==> flow/design.v <==
module data_syn(
    input logic clk_i,
    input logic rst_n_i,
    input logic data_i,
    output logic data_o
);
logic data_a, data_b;
assign data_o = data_b;
always_ff @(posedge clk_i or negedge rst_n_i)
begin
    if (!rst_n_i) begin
        data_a <= 1'b0;
        data_b <= 1'b0;
    end else begin
        data_a <= data_i;
        data_b <= data_a;
    end
end
endmodule
module edge2en(
    input logic clk_i,
    input logic rst_n_i,
    input logic data_i,
    output logic pos_edge_o,
    output logic neg_edge_o,
    output logic any_edge_o
);
logic data_a, data_b;
assign pos_edge_o = ~data_b & data_a;
assign neg_edge_o = ~data_a & data_b;
assign any_edge_o =  data_a ^ data_b;
always_ff @(posedge clk_i or negedge rst_n_i)
begin
    if (!rst_n_i) begin
        data_a <= 1'b0;
        data_b <= 1'b0;
    end else begin
        data_a <= data_i;
        data_b <= data_a;
    end
end
endmodule
module startup #(
    parameter int W = 32
) (
    input logic clk_i,
    input logic rst_n_i,
    input logic  [4:0] gate_sync_i,
    input logic [W-1:0] gate_shift_i,
    output logic [4:0] gate_en_o
);
logic  [4:0] gate_en;
logic [W-1:0] gate_cnt;
logic        gate_next;
logic        gate_done;
assign gate_en_o = gate_en;
edge2en gate_next_en(
    .clk_i(clk_i),
    .rst_n_i(rst_n_i),
    .data_i(gate_done & (gate_en == gate_sync_i)),
    .pos_edge_o(gate_next)
);
always_ff @(posedge clk_i or negedge rst_n_i)
begin
    if (!rst_n_i) begin
        gate_en   <= 5'b00000;
        gate_cnt  <= {W{1'b0}};
        gate_done <= 1'b0;
    end else begin
        gate_en   <= gate_next ? {gate_en[3:0], (gate_sync_i != 5'b01111)} : gate_en;
        gate_cnt  <= gate_next ? {W{1'b0}} : gate_cnt + 1'b1;
        gate_done <= gate_next ? 1'b0 : (gate_cnt == gate_shift_i) ? 1'b1 : gate_done;
    end
end
endmodule
module measure #(
    parameter int W = 32
) (
    input logic clk_i,
    input logic rst_n_i,
    input logic sig_clk_i,
    input logic        gate_en_i,
    input logic [W-1:0] gate_total_i,
    output logic        reg_wr_en_o,
    output logic [2*W-1:0] reg_wr_data_o,
    output logic gate_sync_o
);
logic sig_clk_s;
logic sig_clk_p;
logic gate_sync;
logic gate_sync_n;
logic        gate_en;
logic [W-1:0] gate_cnt;
logic [W-1:0] sig_clk_cnt;
logic [W-1:0] ref_clk_cnt;
logic        reg_wr_en;
logic [2*W-1:0] reg_wr_data;
assign reg_wr_en_o   = reg_wr_en;
assign reg_wr_data_o = reg_wr_data;
assign gate_sync_o = gate_sync;
data_syn sig_clk_syn(
    .clk_i(clk_i),
    .rst_n_i(rst_n_i),
    .data_i(sig_clk_i),
    .data_o(sig_clk_s)
);
edge2en sig_clk_en(
    .clk_i(clk_i),
    .rst_n_i(rst_n_i),
    .data_i(sig_clk_s),
    .pos_edge_o(sig_clk_p)
);
edge2en gate_sync_en(
    .clk_i(clk_i),
    .rst_n_i(rst_n_i),
    .data_i(gate_sync),
    .neg_edge_o(gate_sync_n)
);
always_ff @(posedge clk_i or negedge rst_n_i)
begin
    if (!rst_n_i) begin
        gate_en  <= 1'b0;
        gate_cnt <= {W{1'b0}};
        gate_sync <= 1'b0;
        sig_clk_cnt <= {W{1'b0}};
        ref_clk_cnt <= {W{1'b0}};
        reg_wr_en   <= 1'b0;
        reg_wr_data <= {(2*W){1'b0}};
    end else begin
        if (gate_sync) begin
            gate_en  <= (gate_cnt == gate_total_i) ? 1'b0 : gate_en;
            gate_cnt <= (gate_cnt == gate_total_i) ? {W{1'b0}} : gate_cnt + 1'b1;
            gate_sync <= (sig_clk_p & ~gate_en) ? 1'b0 : gate_sync;
            sig_clk_cnt <= sig_clk_p ? sig_clk_cnt + 1'b1 : sig_clk_cnt;
            ref_clk_cnt <= ref_clk_cnt + 1'b1;
        end else begin
            gate_en  <= gate_en_i;
            gate_cnt <= {W{1'b0}};
            gate_sync <= (sig_clk_p & gate_en) ? 1'b1 : gate_sync;
            sig_clk_cnt <= reg_wr_en ? {W{1'b0}} : sig_clk_cnt;
            ref_clk_cnt <= reg_wr_en ? {W{1'b0}} : ref_clk_cnt;
        end
        reg_wr_en   <= gate_sync_n;
        reg_wr_data <= gate_sync_n ? {ref_clk_cnt, sig_clk_cnt} : reg_wr_data;
    end
end
endmodule
`timescale 1ns / 1ps
module axi_dfm_v1_0(
    input logic s_axi_aclk,
    input logic s_axi_aresetn,
    input  logic [31:0] s_axi_awaddr,
    input  logic        s_axi_awvalid,
    output logic        s_axi_awready,
    input  logic [31:0] s_axi_wdata,
    input  logic        s_axi_wvalid,
    output logic        s_axi_wready,
    output logic s_axi_bvalid,
    input  logic s_axi_bready,
    input  logic [31:0] s_axi_araddr,
    input  logic        s_axi_arvalid,
    output logic        s_axi_arready,
    output logic [31:0] s_axi_rdata,
    output logic        s_axi_rvalid,
    input  logic        s_axi_rready,
    input  logic signal_in,
    output logic signal_done
);
localparam int W = 16;
logic [4:0] gate_en;
logic [4:0] gate_sync;
logic [W-1:0] gate_shift;
logic [W-1:0] gate_total;
logic     [4:0] raw_wr_en;
logic [2*W-1:0] raw_wr_data[5];
logic           reg_wr_en;
logic [2*W-1:0] reg_wr_data;
logic [2*W-1:0] reg_rd_data;
assign s_axi_awready = s_axi_aresetn && s_axi_awvalid && (!s_axi_bvalid || s_axi_bready);
assign s_axi_wready  = s_axi_aresetn && s_axi_wvalid  && (!s_axi_bvalid || s_axi_bready);
assign s_axi_arready = s_axi_aresetn && s_axi_arvalid && (!s_axi_rvalid || s_axi_rready);
assign signal_done = reg_wr_en;
always_ff @(posedge s_axi_aclk or negedge s_axi_aresetn)
begin
    if (!s_axi_aresetn) begin
        gate_shift <= {W{1'b0}};
        gate_total <= {W{1'b0}};
        reg_rd_data <= {(2*W){1'b0}};
        s_axi_bvalid <= 1'b0;
        s_axi_rvalid <= 1'b0;
        s_axi_rdata <= 32'h0000_0000;
    end else begin
        if (s_axi_awready) begin
            case (s_axi_awaddr[7:0])
                8'h00:
                    gate_shift <= s_axi_wdata[W-1:0];
                8'h04:
                    gate_total <= s_axi_wdata[W-1:0];
                default:
                    reg_rd_data <= reg_wr_data;
            endcase
        end
        if (s_axi_arready) begin
            case (s_axi_araddr[7:0])
                8'h00:
                    s_axi_rdata <= {{(32-W){1'b0}}, gate_shift};
                8'h04:
                    s_axi_rdata <= {{(32-W){1'b0}}, gate_total};
                8'h08:
                    s_axi_rdata <= {{(32-W){1'b0}}, reg_rd_data[W-1:0]};
                8'h0C:
                    s_axi_rdata <= {{(32-W){1'b0}}, reg_rd_data[2*W-1:W]};
                default:
                    s_axi_rdata <= 32'h0000_0000;
            endcase
        end
        s_axi_bvalid <= (s_axi_bvalid & ~s_axi_bready) | s_axi_awready;
        s_axi_rvalid <= (s_axi_rvalid & ~s_axi_rready) | s_axi_arready;
    end
end
startup #(.W(W)) startup(
    .clk_i(s_axi_aclk),
    .rst_n_i(s_axi_aresetn),
    .gate_sync_i(gate_sync),
    .gate_shift_i(gate_shift),
    .gate_en_o(gate_en)
);
genvar i;
generate
    for (i = 0; i < 5; i = i + 1) begin: measure_block
        measure #(.W(W)) measure(
            .clk_i(s_axi_aclk),
            .rst_n_i(s_axi_aresetn),
            .sig_clk_i(signal_in),
            .gate_en_i(gate_en[i]),
            .gate_total_i(gate_total),
            .reg_wr_en_o(raw_wr_en[i]),
            .reg_wr_data_o(raw_wr_data[i]),
            .gate_sync_o(gate_sync[i])
        );
    end
endgenerate
always_ff @(posedge s_axi_aclk or negedge s_axi_aresetn)
begin
    if (!s_axi_aresetn) begin
        reg_wr_en   <= 1'b0;
        reg_wr_data <= {(2*W){1'b0}};
    end else begin
        reg_wr_en <= raw_wr_en[0] | raw_wr_en[1] | raw_wr_en[2] | raw_wr_en[3] | raw_wr_en[4];
        case (raw_wr_en)
            5'b00001:
                reg_wr_data <= raw_wr_data[0];
            5'b00010:
                reg_wr_data <= raw_wr_data[1];
            5'b00100:
                reg_wr_data <= raw_wr_data[2];
            5'b01000:
                reg_wr_data <= raw_wr_data[3];
            5'b10000:
                reg_wr_data <= raw_wr_data[4];
            default:
                reg_wr_data <= reg_wr_data;
        endcase
    end
end
endmodule
From RTL to reports: axi_dfm_v1_0
Tool output for the design above, in the order of the flow.
Lines are those of the file above, counted from 1.
A cell with n/a has no value.
- design top: axi_dfm_v1_0
- clock input: s_axi_aclk
- standard-cell library: sky130hd
- library corner: tt_025C_1v80

Elaborated design
Yosys after proc, flatten, opt, wreduce and memory -nomap, before mapping. Print and check cells are not counted. Equal cells are merged and count once.
- word-level cells: 234
- noted register bits after elaboration: 584
- noted output and inout bits: 38
- noted $add $sub $neg: 16
- equality and inequality tests at 27
- bitwise gates (word level): 41
- noted reduce/logical cells: 28
- muxes and demuxes at 60
- operators by type and width (kind ; count):
    16-bit two-way mux ; 31
    16-bit by 1-bit adder with 16-bit output with constant B ; 16
    32-bit case mux with 5-bit select ; 1
    16-bit == test ; 6
    16-bit case mux with 4-bit select ; 1
    1-bit two-way mux ; 27
    1-bit bitwise AND ; 20
    2-bit inequality test with constant B ; 8
    2-bit AND reduction ; 8
    8-bit by 3-bit == test with 1-bit output with constant B ; 2
    8-bit by 4-bit == test with 1-bit output with constant B ; 2
    8-bit logical NOT ; 2
    1-bit NOT ; 15
    2-bit nonzero test ; 6
    1-bit OR ; 6
    1-bit logical AND ; 6
    5-bit by 1-bit == test with 1-bit output with constant B ; 1
    5-bit by 2-bit == test with 1-bit output with constant B ; 1
    5-bit by 3-bit == test with 1-bit output with constant B ; 1
    5-bit by 4-bit == test with 1-bit output with constant B ; 1
    5-bit by 4-bit inequality test with 1-bit output with constant B ; 1
    5-bit == test ; 1
    5-bit == test with constant B ; 1
    5-bit nonzero test ; 1
    2-bit by 1-bit inequality test with 1-bit output with constant B ; 2
    1-bit logical OR ; 2
    1-bit logical NOT ; 2
    2-bit OR reduction ; 1

Depth
Depth = most cells in a row (Yosys ltp): at word level without a register or memory, in the mapped netlist without a sequential cell, where the memories' decode and read muxes count.
- noted depth after elaboration: 5
- ABC_AREA at 0
- gate-level depth with buffers at 8
- depth with buffers taken out: 5

Synthesis result
The flow's flattened synthesis, as Yosys stat reports it; memories are mapped. The netlist is that of the ABC_AREA named above (0 if unset); the other value can give another one.
- flip-flops at 568
- noted synthesis area: 26958.4 µm²
- mapped cells at 2497
- cell types (cell type ; count):
    sky130_fd_sc_hd__dfrtp_1 ; 568
    sky130_fd_sc_hd__mux2_2 ; 187
    sky130_fd_sc_hd__xnor2_1 ; 121
    sky130_fd_sc_hd__o21ai_0 ; 169
    sky130_fd_sc_hd__nand2_1 ; 201
    sky130_fd_sc_hd__mux2i_1 ; 71
    sky130_fd_sc_hd__xor2_1 ; 71
    sky130_fd_sc_hd__nand4_1 ; 82
    sky130_fd_sc_hd__nor2_1 ; 133
    sky130_fd_sc_hd__and3_1 ; 75
    sky130_fd_sc_hd__nand3_1 ; 87
    sky130_fd_sc_hd__clkbuf_1 ; 114
    sky130_fd_sc_hd__inv_1 ; 96
    sky130_fd_sc_hd__mux4_2 ; 16
    sky130_fd_sc_hd__a21oi_1 ; 70
    sky130_fd_sc_hd__or3_1 ; 53
    sky130_fd_sc_hd__nor3_1 ; 60
    sky130_fd_sc_hd__nor4_1 ; 44
Other cell types: 52; their cells: 279.
By module: a second synthesis without flattening, with its own total; a netlist apart from the flattened one above.
- cell total of the unflattened synthesis: 2395
- area total of the unflattened synthesis: 27596.5 µm²
Each row is one instance without its submodules.
- by module (module ; cells ; instances ; sequential area (µm²) ; area (µm²)):
    measure (W=16) ; 344 ; 5 ; 2077.0 ; 3875.0
    axi_dfm_v1_0 ; 470 ; 1 ; 2877.8 ; 5801.8
    startup (W=16) ; 118 ; 1 ; 550.5 ; 1219.9
    edge2en ; 7 ; 11 ; 50.0 ; 86.3
    data_syn ; 2 ; 5 ; 50.0 ; 50.0

Timing after synthesis
OpenSTA on the mapped netlist: ideal clock, no wires. The path of least setup slack (recovery checks aside). Input and output delay are each 20% of the period. Register names are those of the netlist, which keeps one name where synthesis merged equal registers.
- kind: in2out
- start: in s_axi_rready
- end: out s_axi_arready
- noted driving pins on the path: 4
- noted data required time: 4.000 ns
- buffers on the path: 1
- time at the first pin at 1.000 ns
- clock period: 5.0 ns
- slack: 2.223 ns
- arrival time at 1.777 ns
- external input delay: 1.000 ns
- noted path delay: 0.777 ns
- noted synthesis period reached: 2.777 ns
"path delay" = arrival - input delay + setup time.
At an output port there is no setup time.
"driving pins on the path": output pins that drive a net of the path, with the launching flip-flop's if there is one; two outputs of one cell count as two.
"synthesis period reached" is the clock period less the worst setup slack; recovery checks do not enter. This is arithmetic on one report: input and output delays are still those of the set period (20% each).
Between the ends stands the longest chain of elaborated cells between them, by number of cells; it is not shown to be the way that was timed. Of several equally long chains one is given.
A line is the first line of the expression or statement that the cell stems from. Yosys adds cells for indexed reads and writes and turns some case tables into memories.
- path through: sky130_fd_sc_hd__nand2b_1 -> sky130_fd_sc_hd__nand3_1 -> sky130_fd_sc_hd__clkbuf_1 -> sky130_fd_sc_hd__inv_1
- noted cells in the longest elaborated chain: 2
- ends and longest elaborated chain, post-synthesis (element ; RTL line ; source):
    start, declared ; 165 ; input  logic        s_axi_rready,
    1-bit logical OR ; 181 ; assign s_axi_arready = s_axi_aresetn && s_axi_arvalid && (!s_axi_rvalid || s_axi_rready);
    1-bit logical AND ; 181 ;
    end, declared ; 162 ; output logic        s_axi_arready,

Path in the finished layout
Path of least setup slack in the final report of run A (OpenROAD, finished layout, wires in). Where an end is a register, its clock arrival counts in the times.
- kind: in2out
- start: in s_axi_aresetn
- end: out s_axi_awready
- arrival time at 2.40 ns
- external input delay: 0.69 ns
- slack: 0.36 ns
- noted driving pins on the path: 5
- buffers on the path: 3
- clock period: 3.45 ns
- time at the first pin at 0.69 ns
- noted data required time: 2.76 ns
Between the ends stands the longest chain of elaborated cells between them, by number of cells; it is not shown to be the way that was timed. Of several equally long chains one is given.
- path through: sky130_fd_sc_hd__dlygate4sd3_1 -> sky130_fd_sc_hd__buf_8 -> sky130_fd_sc_hd__nand3_1 -> sky130_fd_sc_hd__inv_1 -> sky130_fd_sc_hd__clkdlybuf4s50_1
- noted cells in the longest elaborated chain: 2
- ends and longest elaborated chain, after layout (element ; RTL line ; source):
    start, declared ; 151 ; input logic s_axi_aresetn,
    1-bit logical AND (2 in a row) ; 179 ; assign s_axi_awready = s_axi_aresetn && s_axi_awvalid && (!s_axi_bvalid || s_axi_bready);
    end, declared ; 154 ; output logic        s_axi_awready,

Add stored flow runs of axi_dfm_v1_0

Settings and measured results of 2 stored flow runs for module axi_dfm_v1_0 (sky130hd), not sorted in any way. The constraints put input and output delay at 20% of the set period each and load the outputs with 0.01 pF.
"clock period reached" means the clock period less the worst setup slack. The figure is calculated, with input and output delays left at 20% of the set period.
"critical setup path time" = time allowed to the worst setup path (clock period - input delay - output delay, where it has them) - its slack; a late launch clock adds to it, a late capture clock takes from it.
"overall power" is the tool's figure for a default switching activity; nothing was simulated.

Run A
Settings were CAP_MARGIN = 0; CORE_MARGIN = 8; CORE_UTILIZATION = 39; CTS_CLUSTER_SIZE = 25; GPL_ROUTABILITY_DRIVEN = 0; MIN_ROUTING_LAYER = met2; PLACE_DENSITY_LB_ADDON = 0.24; SLEW_MARGIN = 0; TNS_END_PERCENT = 100; period_ns = 3.45
- overall power at 0.018591 W
- standard-cell area of the final layout at 30,832.1 µm²
- noted the utilization after layout: 0.45
- noted the die size: 77,793.6 µm²
- critical setup path time: 1.71 ns
- class of the worst setup path: in2out
- noted the setup slack of the worst path: 0.355 ns
- netlist area reported by Yosys at 26,958.4 µm²
- clock period reached: 3.095 ns
- noted the post-route setup TNS: 0.000 ns
- final worst hold slack: 0.349 ns

Run B
Settings were ABC_AREA = 1; CELL_PAD_IN_SITES_DETAIL_PLACEMENT = 1; CELL_PAD_IN_SITES_GLOBAL_PLACEMENT = 3; CORE_ASPECT_RATIO = 0.56; CORE_UTILIZATION = 53; CTS_CLUSTER_DIAMETER = 28; CTS_CLUSTER_SIZE = 59; GPL_TIMING_DRIVEN = 0; MAX_ROUTING_LAYER = met4; MIN_ROUTING_LAYER = met2; PLACE_DENSITY_LB_ADDON = 0.26; SETUP_SLACK_MARGIN = 0.89; SLEW_MARGIN = 20; TNS_END_PERCENT = 25; period_ns = 4.61; CAP_MARGIN = 20; CORE_MARGIN = 2
- no final report: placement broke off with FLW-0024
